==> flow/design.v <==
module enc_bundler(
	input wire 						bundling_features,
    input wire [617-1:0]	bits_to_bundle,
    output wire 					thresholded_bit
    );
	localparam integer ENCODING_BIT_THR = 6;
    logic [1:0] tree_add_lvl_0	[0:307];
    wire  [2:0] tree_add_lvl_1	[0:153];
    wire  [3:0] tree_add_lvl_2	[0:76];
    wire  [4:0] tree_add_lvl_3	[0:38];
    wire  [5:0] tree_add_lvl_4	[0:18];
    wire  [6:0] tree_add_lvl_5	[0:9];
    wire  [7:0] tree_add_lvl_6	[0:4];
    wire  [8:0] tree_add_lvl_7	[0:1];
    wire  [9:0] tree_add_lvl_8;
    wire  [9:0] accumulated_sum;
	always_comb begin
			for (int i = 0; i < 308; i++ ) begin
			  tree_add_lvl_0[i] = bits_to_bundle[2*i] + bits_to_bundle[(2*i)+1];
			end
	end
    for (genvar i = 0; i < 154; i++ ) begin
      assign tree_add_lvl_1[i] = tree_add_lvl_0[2*i] + tree_add_lvl_0[(2*i)+1];
    end
    for (genvar i = 0; i < 77; i++ ) begin
      assign tree_add_lvl_2[i] = tree_add_lvl_1[2*i] + tree_add_lvl_1[(2*i)+1];
    end
    for (genvar i = 0; i < 38; i++ ) begin
      assign tree_add_lvl_3[i] = tree_add_lvl_2[2*i] + tree_add_lvl_2[(2*i)+1];
    end
    assign tree_add_lvl_3[38] = tree_add_lvl_2[76] + bits_to_bundle[616];
    for (genvar i = 0; i < 19; i++ ) begin
      assign tree_add_lvl_4[i] = tree_add_lvl_3[2*i] + tree_add_lvl_3[(2*i)+1];
    end
    for (genvar i = 0; i < 9; i++ ) begin
      assign tree_add_lvl_5[i] = tree_add_lvl_4[2*i] + tree_add_lvl_4[(2*i)+1];
    end
    assign tree_add_lvl_5[9] = tree_add_lvl_4[18] + tree_add_lvl_3[38];
    for (genvar i = 0; i < 5; i++ ) begin
      assign tree_add_lvl_6[i] = tree_add_lvl_5[2*i] + tree_add_lvl_5[(2*i)+1];
    end
    for (genvar i = 0; i < 2; i++ ) begin
      assign tree_add_lvl_7[i] = tree_add_lvl_6[2*i] + tree_add_lvl_6[(2*i)+1];
    end
    assign tree_add_lvl_8 = tree_add_lvl_7[0] + tree_add_lvl_7[1];
    assign accumulated_sum = tree_add_lvl_8 + tree_add_lvl_6[4]; 
    assign thresholded_bit = (accumulated_sum > ENCODING_BIT_THR) ? 1'b1 : 1'b0;
endmodule  
module enc_bundler_top(
	input  wire 						clk,
	input  wire 						nrst,
	input  wire 						bundling_features,
	input  wire [617-1:0]	bits_to_bundle,
	output logic 						encoded_bit
	);
	wire thresholded_bit;
	enc_bundler ENC_BUNDLER(
		.bundling_features					(bundling_features),
		.bits_to_bundle						(bits_to_bundle),
		.thresholded_bit					(thresholded_bit)
	);
	always_ff @(posedge clk or negedge nrst) begin
		if (!nrst) begin
			encoded_bit <= 1'b0;
		end
		else if (bundling_features) begin
			encoded_bit <= thresholded_bit;
		end
		else begin
			encoded_bit <= encoded_bit;
		end
	end
endmodule
## Reports on enc_bundler_top

What the tools print for enc_bundler_top, step after step.
Lines are those of the file above, counted from 1.
Cell names lack the library's common part.
Not given: -

| design | value |
|---|---|
| design top | enc_bundler_top |
| clock input | clk |
| cell library | sky130hd |
| library corner | tt_025C_1v80 |

## Elaborated design

Source: Yosys, flattened and elaborated. Widths are those after wreduce; folded enables and synchronous resets count as part of the registers. Registers that Yosys merges into a memory's read port (data or address) are not register bits. Print and check cells do not count. Equal cells are merged and count once.

| storage and ports | value |
|---|---|
| input bits | 620 |
| latch bits | 0 |
| memory bits (read-only) | 0 |
| output and inout bits | 1 |
| clocked read ports x word width | 0 |
| memory bits (writable) | 0 |
| bits in registers | 1 |
| memories kept | 0 |

| operators by class | value |
|---|---|
| add/sub/neg operators | 616 |
| multiply operators | 0 |
| muxes and demuxes | 1 |
| shifts and indexed selects | 0 |
| reductions and logical operators | 0 |
| divide/modulo/power cells | 0 |
| bitwise operators | 0 |
| order comparisons | 1 |
| equality and inequality tests | 0 |

Operators with widths:

| cell | count |
|---|---|
| 1-bit by 1-bit adder with 2-bit output | 308 |
| 2-bit by 2-bit adder with 3-bit output | 154 |
| 3-bit by 3-bit adder with 4-bit output | 77 |
| 4-bit by 4-bit adder with 5-bit output | 38 |
| 5-bit by 5-bit adder with 6-bit output | 19 |
| 6-bit by 6-bit adder with 7-bit output | 9 |
| 7-bit by 7-bit adder with 8-bit output | 5 |
| 8-bit by 8-bit adder with 9-bit output | 2 |
| 10-bit by 3-bit greater-than comparator with 1-bit output with constant B | 1 |
| 10-bit by 8-bit adder with 10-bit output | 1 |
| 9-bit by 9-bit adder with 10-bit output | 1 |
| 6-bit by 5-bit adder with 7-bit output | 1 |
| 4-bit by 1-bit adder with 5-bit output | 1 |
| 1-bit 2-to-1 mux | 1 |

## Logic depth

Depth = most cells in a row (Yosys ltp): at word level without a register or memory, in the mapped netlist without a sequential cell, where the memories' decode and read muxes count.

| depth | value |
|---|---|
| word-level depth | 12 |
| ABC_AREA | 0 |
| mapped depth | 31 |
| gate-level depth less buffers | 31 |

## Synthesis result

Source: synth_stat.txt of the flow (Yosys; design flattened, memories mapped). It holds for the ABC_AREA given above (unset counts as 0); a run with the other value may have another netlist.
Totals and module areas in this step are rounded.

Cells by type:

| cell type | count |
|---|---|
| fa_1 | 599 |
| inv_1 | 938 |
| ha_1 | 78 |
| dfrtp_1 | 1 |
| nor2_1 | 6 |
| o21ai_0 | 4 |
| o2111ai_1 | 2 |
| a41oi_2 | 1 |
| o41ai_2 | 1 |
| a21oi_1 | 3 |
| nand2_1 | 4 |
| a211oi_2 | 1 |
| nor2b_1 | 2 |
| nor4_2 | 1 |
| a221o_1 | 1 |
| mux2i_1 | 1 |
| o21ba_1 | 1 |
| a221oi_1 | 1 |

Not listed: further types 16, cells in them 16.

| mapped netlist | value |
|---|---|
| cell count | 1661 |
| buffer cells | 0 |
| flip-flop cells | 1 |
| cell area after synthesis | 17000 um^2 |
| area of sequential cells | 25 um^2 |

By module: a second synthesis without flattening, with its own total; a netlist apart from the flattened one above.

| second synthesis, totals | value |
|---|---|
| cell total of the unflattened synthesis | 1660 |
| area total of the unflattened synthesis | 17000 um^2 |

Rows give one instance, submodules left out.

Modules:

| module | cells | instances | area (um^2) |
|---|---|---|---|
| enc_bundler | 1658 | 1 | 17000 |
| enc_bundler_top | 2 | 1 | 40 |

## Path before layout

OpenSTA on the mapped netlist: ideal clock, no wires. The path of least setup slack (recovery checks aside). Input and output delay are each 20% of the period. Register names are those of the netlist, which keeps one name where synthesis merged equal registers.

| timing path post-synthesis | value |
|---|---|
| path type | in2reg |
| from | input port bits_to_bundle[443] |
| to | register encoded_bit |
| stages on the path | 31 |
| arrival time | 10714 ps |
| path delay | 8353 ps |
| input delay | 2500 ps |
| period | 12500 ps |
| path slack | 1647 ps |
| time at the first pin | 2500 ps |
| buffers on the path | 0 |
| synthesis period reached | 10853 ps |

"path delay" is the arrival time less input delay plus setup time.
"stages on the path" counts driving pins, that of a launching flip-flop among them; a cell with two outputs on the path counts twice.
"synthesis period reached" = period - worst setup slack (recovery checks aside). The figure is calculated, with input and output delays left at 20% of the set period.
Between the ends stands the longest chain of elaborated cells between them, by number of cells; it is not shown to be the way that was timed. Of several equally long chains one is given.
A line is the first line of the expression or statement that the cell stems from. Yosys adds cells for indexed reads and writes and turns some case tables into memories.
At most two assigning lines are given for a register; there are more.

| between the ends, post-synthesis | value |
|---|---|
| path through | fa_1 > inv_1 > fa_1 > inv_1 > fa_1 > inv_1 > fa_1 > inv_1 > fa_1 > inv_1 > fa_1 > fa_1 > inv_1 > fa_1 > inv_1 > fa_1 > inv_1 > fa_1 > inv_1 > fa_1 > fa_1 > fa_1 > inv_1 > fa_1 > inv_1 > fa_1 > and2b_1 > nor4b_1 > a221o_1 > nor4_2 > a41oi_2 |
| cells in the longest elaborated chain | 12 |

RTL lines, path post-synthesis:

| item | line | text |
|---|---|---|
| from (decl) | 53 | `input wire [617-1:0] bits_to_bundle,` |
| 1-bit by 1-bit adder with 2-bit output | 19 | `tree_add_lvl_0[i] = bits_to_bundle[2*i] + bits_to_bundle[(2*i)+1];` |
| 2-bit by 2-bit adder with 3-bit output | 23 | `assign tree_add_lvl_1[i] = tree_add_lvl_0[2*i] + tree_add_lvl_0[(2*i)+1];` |
| 3-bit by 3-bit adder with 4-bit output | 26 | `assign tree_add_lvl_2[i] = tree_add_lvl_1[2*i] + tree_add_lvl_1[(2*i)+1];` |
| 4-bit by 4-bit adder with 5-bit output | 29 | `assign tree_add_lvl_3[i] = tree_add_lvl_2[2*i] + tree_add_lvl_2[(2*i)+1];` |
| 5-bit by 5-bit adder with 6-bit output | 33 | `assign tree_add_lvl_4[i] = tree_add_lvl_3[2*i] + tree_add_lvl_3[(2*i)+1];` |
| 6-bit by 6-bit adder with 7-bit output | 36 | `assign tree_add_lvl_5[i] = tree_add_lvl_4[2*i] + tree_add_lvl_4[(2*i)+1];` |
| 7-bit by 7-bit adder with 8-bit output | 40 | `assign tree_add_lvl_6[i] = tree_add_lvl_5[2*i] + tree_add_lvl_5[(2*i)+1];` |
| 8-bit by 8-bit adder with 9-bit output | 43 | `assign tree_add_lvl_7[i] = tree_add_lvl_6[2*i] + tree_add_lvl_6[(2*i)+1];` |
| 9-bit by 9-bit adder with 10-bit output | 45 | `assign tree_add_lvl_8 = tree_add_lvl_7[0] + tree_add_lvl_7[1];` |
| 10-bit by 8-bit adder with 10-bit output | 46 | `assign accumulated_sum = tree_add_lvl_8 + tree_add_lvl_6[4];` |
| 10-bit by 3-bit greater-than comparator with 1-bit output | 47 | `assign thresholded_bit = (accumulated_sum > ENCODING_BIT_THR) ? 1'b1 : 1'b0;` |
| 1-bit 2-to-1 mux | 47 |  |
| to (assign) | 67 | `encoded_bit <= thresholded_bit;` |
| to (assign) | 70 | `encoded_bit <= encoded_bit;` |
| to (decl) | 54 | `output logic encoded_bit` |

## Worst path after layout

From the final timing report of flow run 3: the path of least setup slack in the routed layout; clock arrival at registers is part of the times.
The path's times are printed in steps of 10 ps; the period is the one set.

| timing path post-layout | value |
|---|---|
| path type | in2reg |
| from | input port bits_to_bundle[149] |
| to | register encoded_bit |
| time at the first pin | 3580 ps |
| stages on the path | 29 |
| path slack | 5120 ps |
| buffers on the path | 1 |
| period | 17900 ps |
| input delay | 3580 ps |
| arrival time | 12690 ps |

Between the ends stands the longest chain of elaborated cells between them, by number of cells; it is not shown to be the way that was timed. Of several equally long chains one is given.
At most two assigning lines are given for a register; there are more.

| between the ends, post-layout | value |
|---|---|
| path through | clkdlybuf4s50_1 > inv_1 > fa_1 > inv_1 > fa_1 > fa_1 > inv_1 > fa_1 > inv_1 > fa_1 > inv_1 > fa_1 > inv_1 > fa_1 > inv_1 > fa_1 > fa_1 > fa_1 > fa_1 > fa_1 > fa_1 > inv_1 > fa_1 > inv_1 > fa_1 > nor4b_1 > a221o_1 > nor4_2 > a41oi_2 |
| cells in the longest elaborated chain | 12 |

RTL lines, path post-layout:

| item | line | text |
|---|---|---|
| from (decl) | 53 | `input wire [617-1:0] bits_to_bundle,` |
| 1-bit by 1-bit adder with 2-bit output | 19 | `tree_add_lvl_0[i] = bits_to_bundle[2*i] + bits_to_bundle[(2*i)+1];` |
| 2-bit by 2-bit adder with 3-bit output | 23 | `assign tree_add_lvl_1[i] = tree_add_lvl_0[2*i] + tree_add_lvl_0[(2*i)+1];` |
| 3-bit by 3-bit adder with 4-bit output | 26 | `assign tree_add_lvl_2[i] = tree_add_lvl_1[2*i] + tree_add_lvl_1[(2*i)+1];` |
| 4-bit by 4-bit adder with 5-bit output | 29 | `assign tree_add_lvl_3[i] = tree_add_lvl_2[2*i] + tree_add_lvl_2[(2*i)+1];` |
| 5-bit by 5-bit adder with 6-bit output | 33 | `assign tree_add_lvl_4[i] = tree_add_lvl_3[2*i] + tree_add_lvl_3[(2*i)+1];` |
| 6-bit by 6-bit adder with 7-bit output | 36 | `assign tree_add_lvl_5[i] = tree_add_lvl_4[2*i] + tree_add_lvl_4[(2*i)+1];` |
| 7-bit by 7-bit adder with 8-bit output | 40 | `assign tree_add_lvl_6[i] = tree_add_lvl_5[2*i] + tree_add_lvl_5[(2*i)+1];` |
| 8-bit by 8-bit adder with 9-bit output | 43 | `assign tree_add_lvl_7[i] = tree_add_lvl_6[2*i] + tree_add_lvl_6[(2*i)+1];` |
| 9-bit by 9-bit adder with 10-bit output | 45 | `assign tree_add_lvl_8 = tree_add_lvl_7[0] + tree_add_lvl_7[1];` |
| 10-bit by 8-bit adder with 10-bit output | 46 | `assign accumulated_sum = tree_add_lvl_8 + tree_add_lvl_6[4];` |
| 10-bit by 3-bit greater-than comparator with 1-bit output | 47 | `assign thresholded_bit = (accumulated_sum > ENCODING_BIT_THR) ? 1'b1 : 1'b0;` |
| 1-bit 2-to-1 mux | 47 |  |
| to (assign) | 67 | `encoded_bit <= thresholded_bit;` |
| to (assign) | 70 | `encoded_bit <= encoded_bit;` |
| to (decl) | 54 | `output logic encoded_bit` |

3 stored runs of enc_bundler_top in the flow (synthesis by Yosys, layout by OpenROAD, sky130hd cells), in arbitrary order. Constraints: input delay and output delay 20% of the set period each, output load 0.01 pF.
"period reached" means the clock period less the worst setup slack. The figure is calculated, with input and output delays left at 20% of the set period.
"worst path time" = time allowed to the worst setup path (clock period - input delay - output delay, where it has them) - its slack; a late launch clock adds to it, a late capture clock takes from it.
"worst path time" is given in steps of 10 ps.
Measured values are rounded.
Settings: n/a = not set for that run.
Among the results, n/a means that no value is shown for the run.

| run name | CAP_MARGIN | CELL_PAD_IN_SITES_DETAIL_PLACEMENT | CORE_UTILIZATION | GPL_ROUTABILITY_DRIVEN | MAX_ROUTING_LAYER | PLACE_DENSITY | SETUP_SLACK_MARGIN | period_ns | CORE_MARGIN | SLEW_MARGIN | CELL_PAD_IN_SITES_GLOBAL_PLACEMENT | CORE_ASPECT_RATIO | CTS_CLUSTER_DIAMETER | GPL_TIMING_DRIVEN | PLACE_DENSITY_LB_ADDON | TNS_END_PERCENT | mapped cell area after synthesis (um^2) | overall die area (um^2) | standard-cell area of the final layout (um^2) | post-layout utilization | smallest setup slack (ps) | total negative slack (ps) | lowest hold slack (ps) | period reached (ps) | worst path time (ps) | type of the worst setup path |
|---|---|---|---|---|---|---|---|---|---|---|---|---|---|---|---|---|---|---|---|---|---|---|---|---|---|---|
| flow run 1 | 10 | 0 | 69 | 1 | met5 | 0.75 | 2.18 | 18.7 | 2 | 20 | n/a | n/a | n/a | n/a | n/a | n/a | n/a | n/a | n/a | n/a | n/a | n/a | n/a | n/a | n/a | n/a |
| flow run 2 | 20 | 1 | 56 | 1 | met5 | n/a | 0.3 | 12.5 | 2 | 40 | 1 | 0.54 | 224 | 1 | 0.15 | 95 | n/a | n/a | n/a | n/a | n/a | n/a | n/a | n/a | n/a | n/a |
| flow run 3 | 20 | n/a | 40 | n/a | n/a | 0.6 | n/a | 17.9 | 2 | 20 | n/a | n/a | n/a | n/a | n/a | n/a | 17000 | 44000 | 24000 | 0.57 | 5100 | 0 | 570 | 12776 | 9200 | in2reg |

Flow run 1: stopped before the end: placement reported PPL-0024
Flow run 2: stopped before the end: placement reported FLW-0024
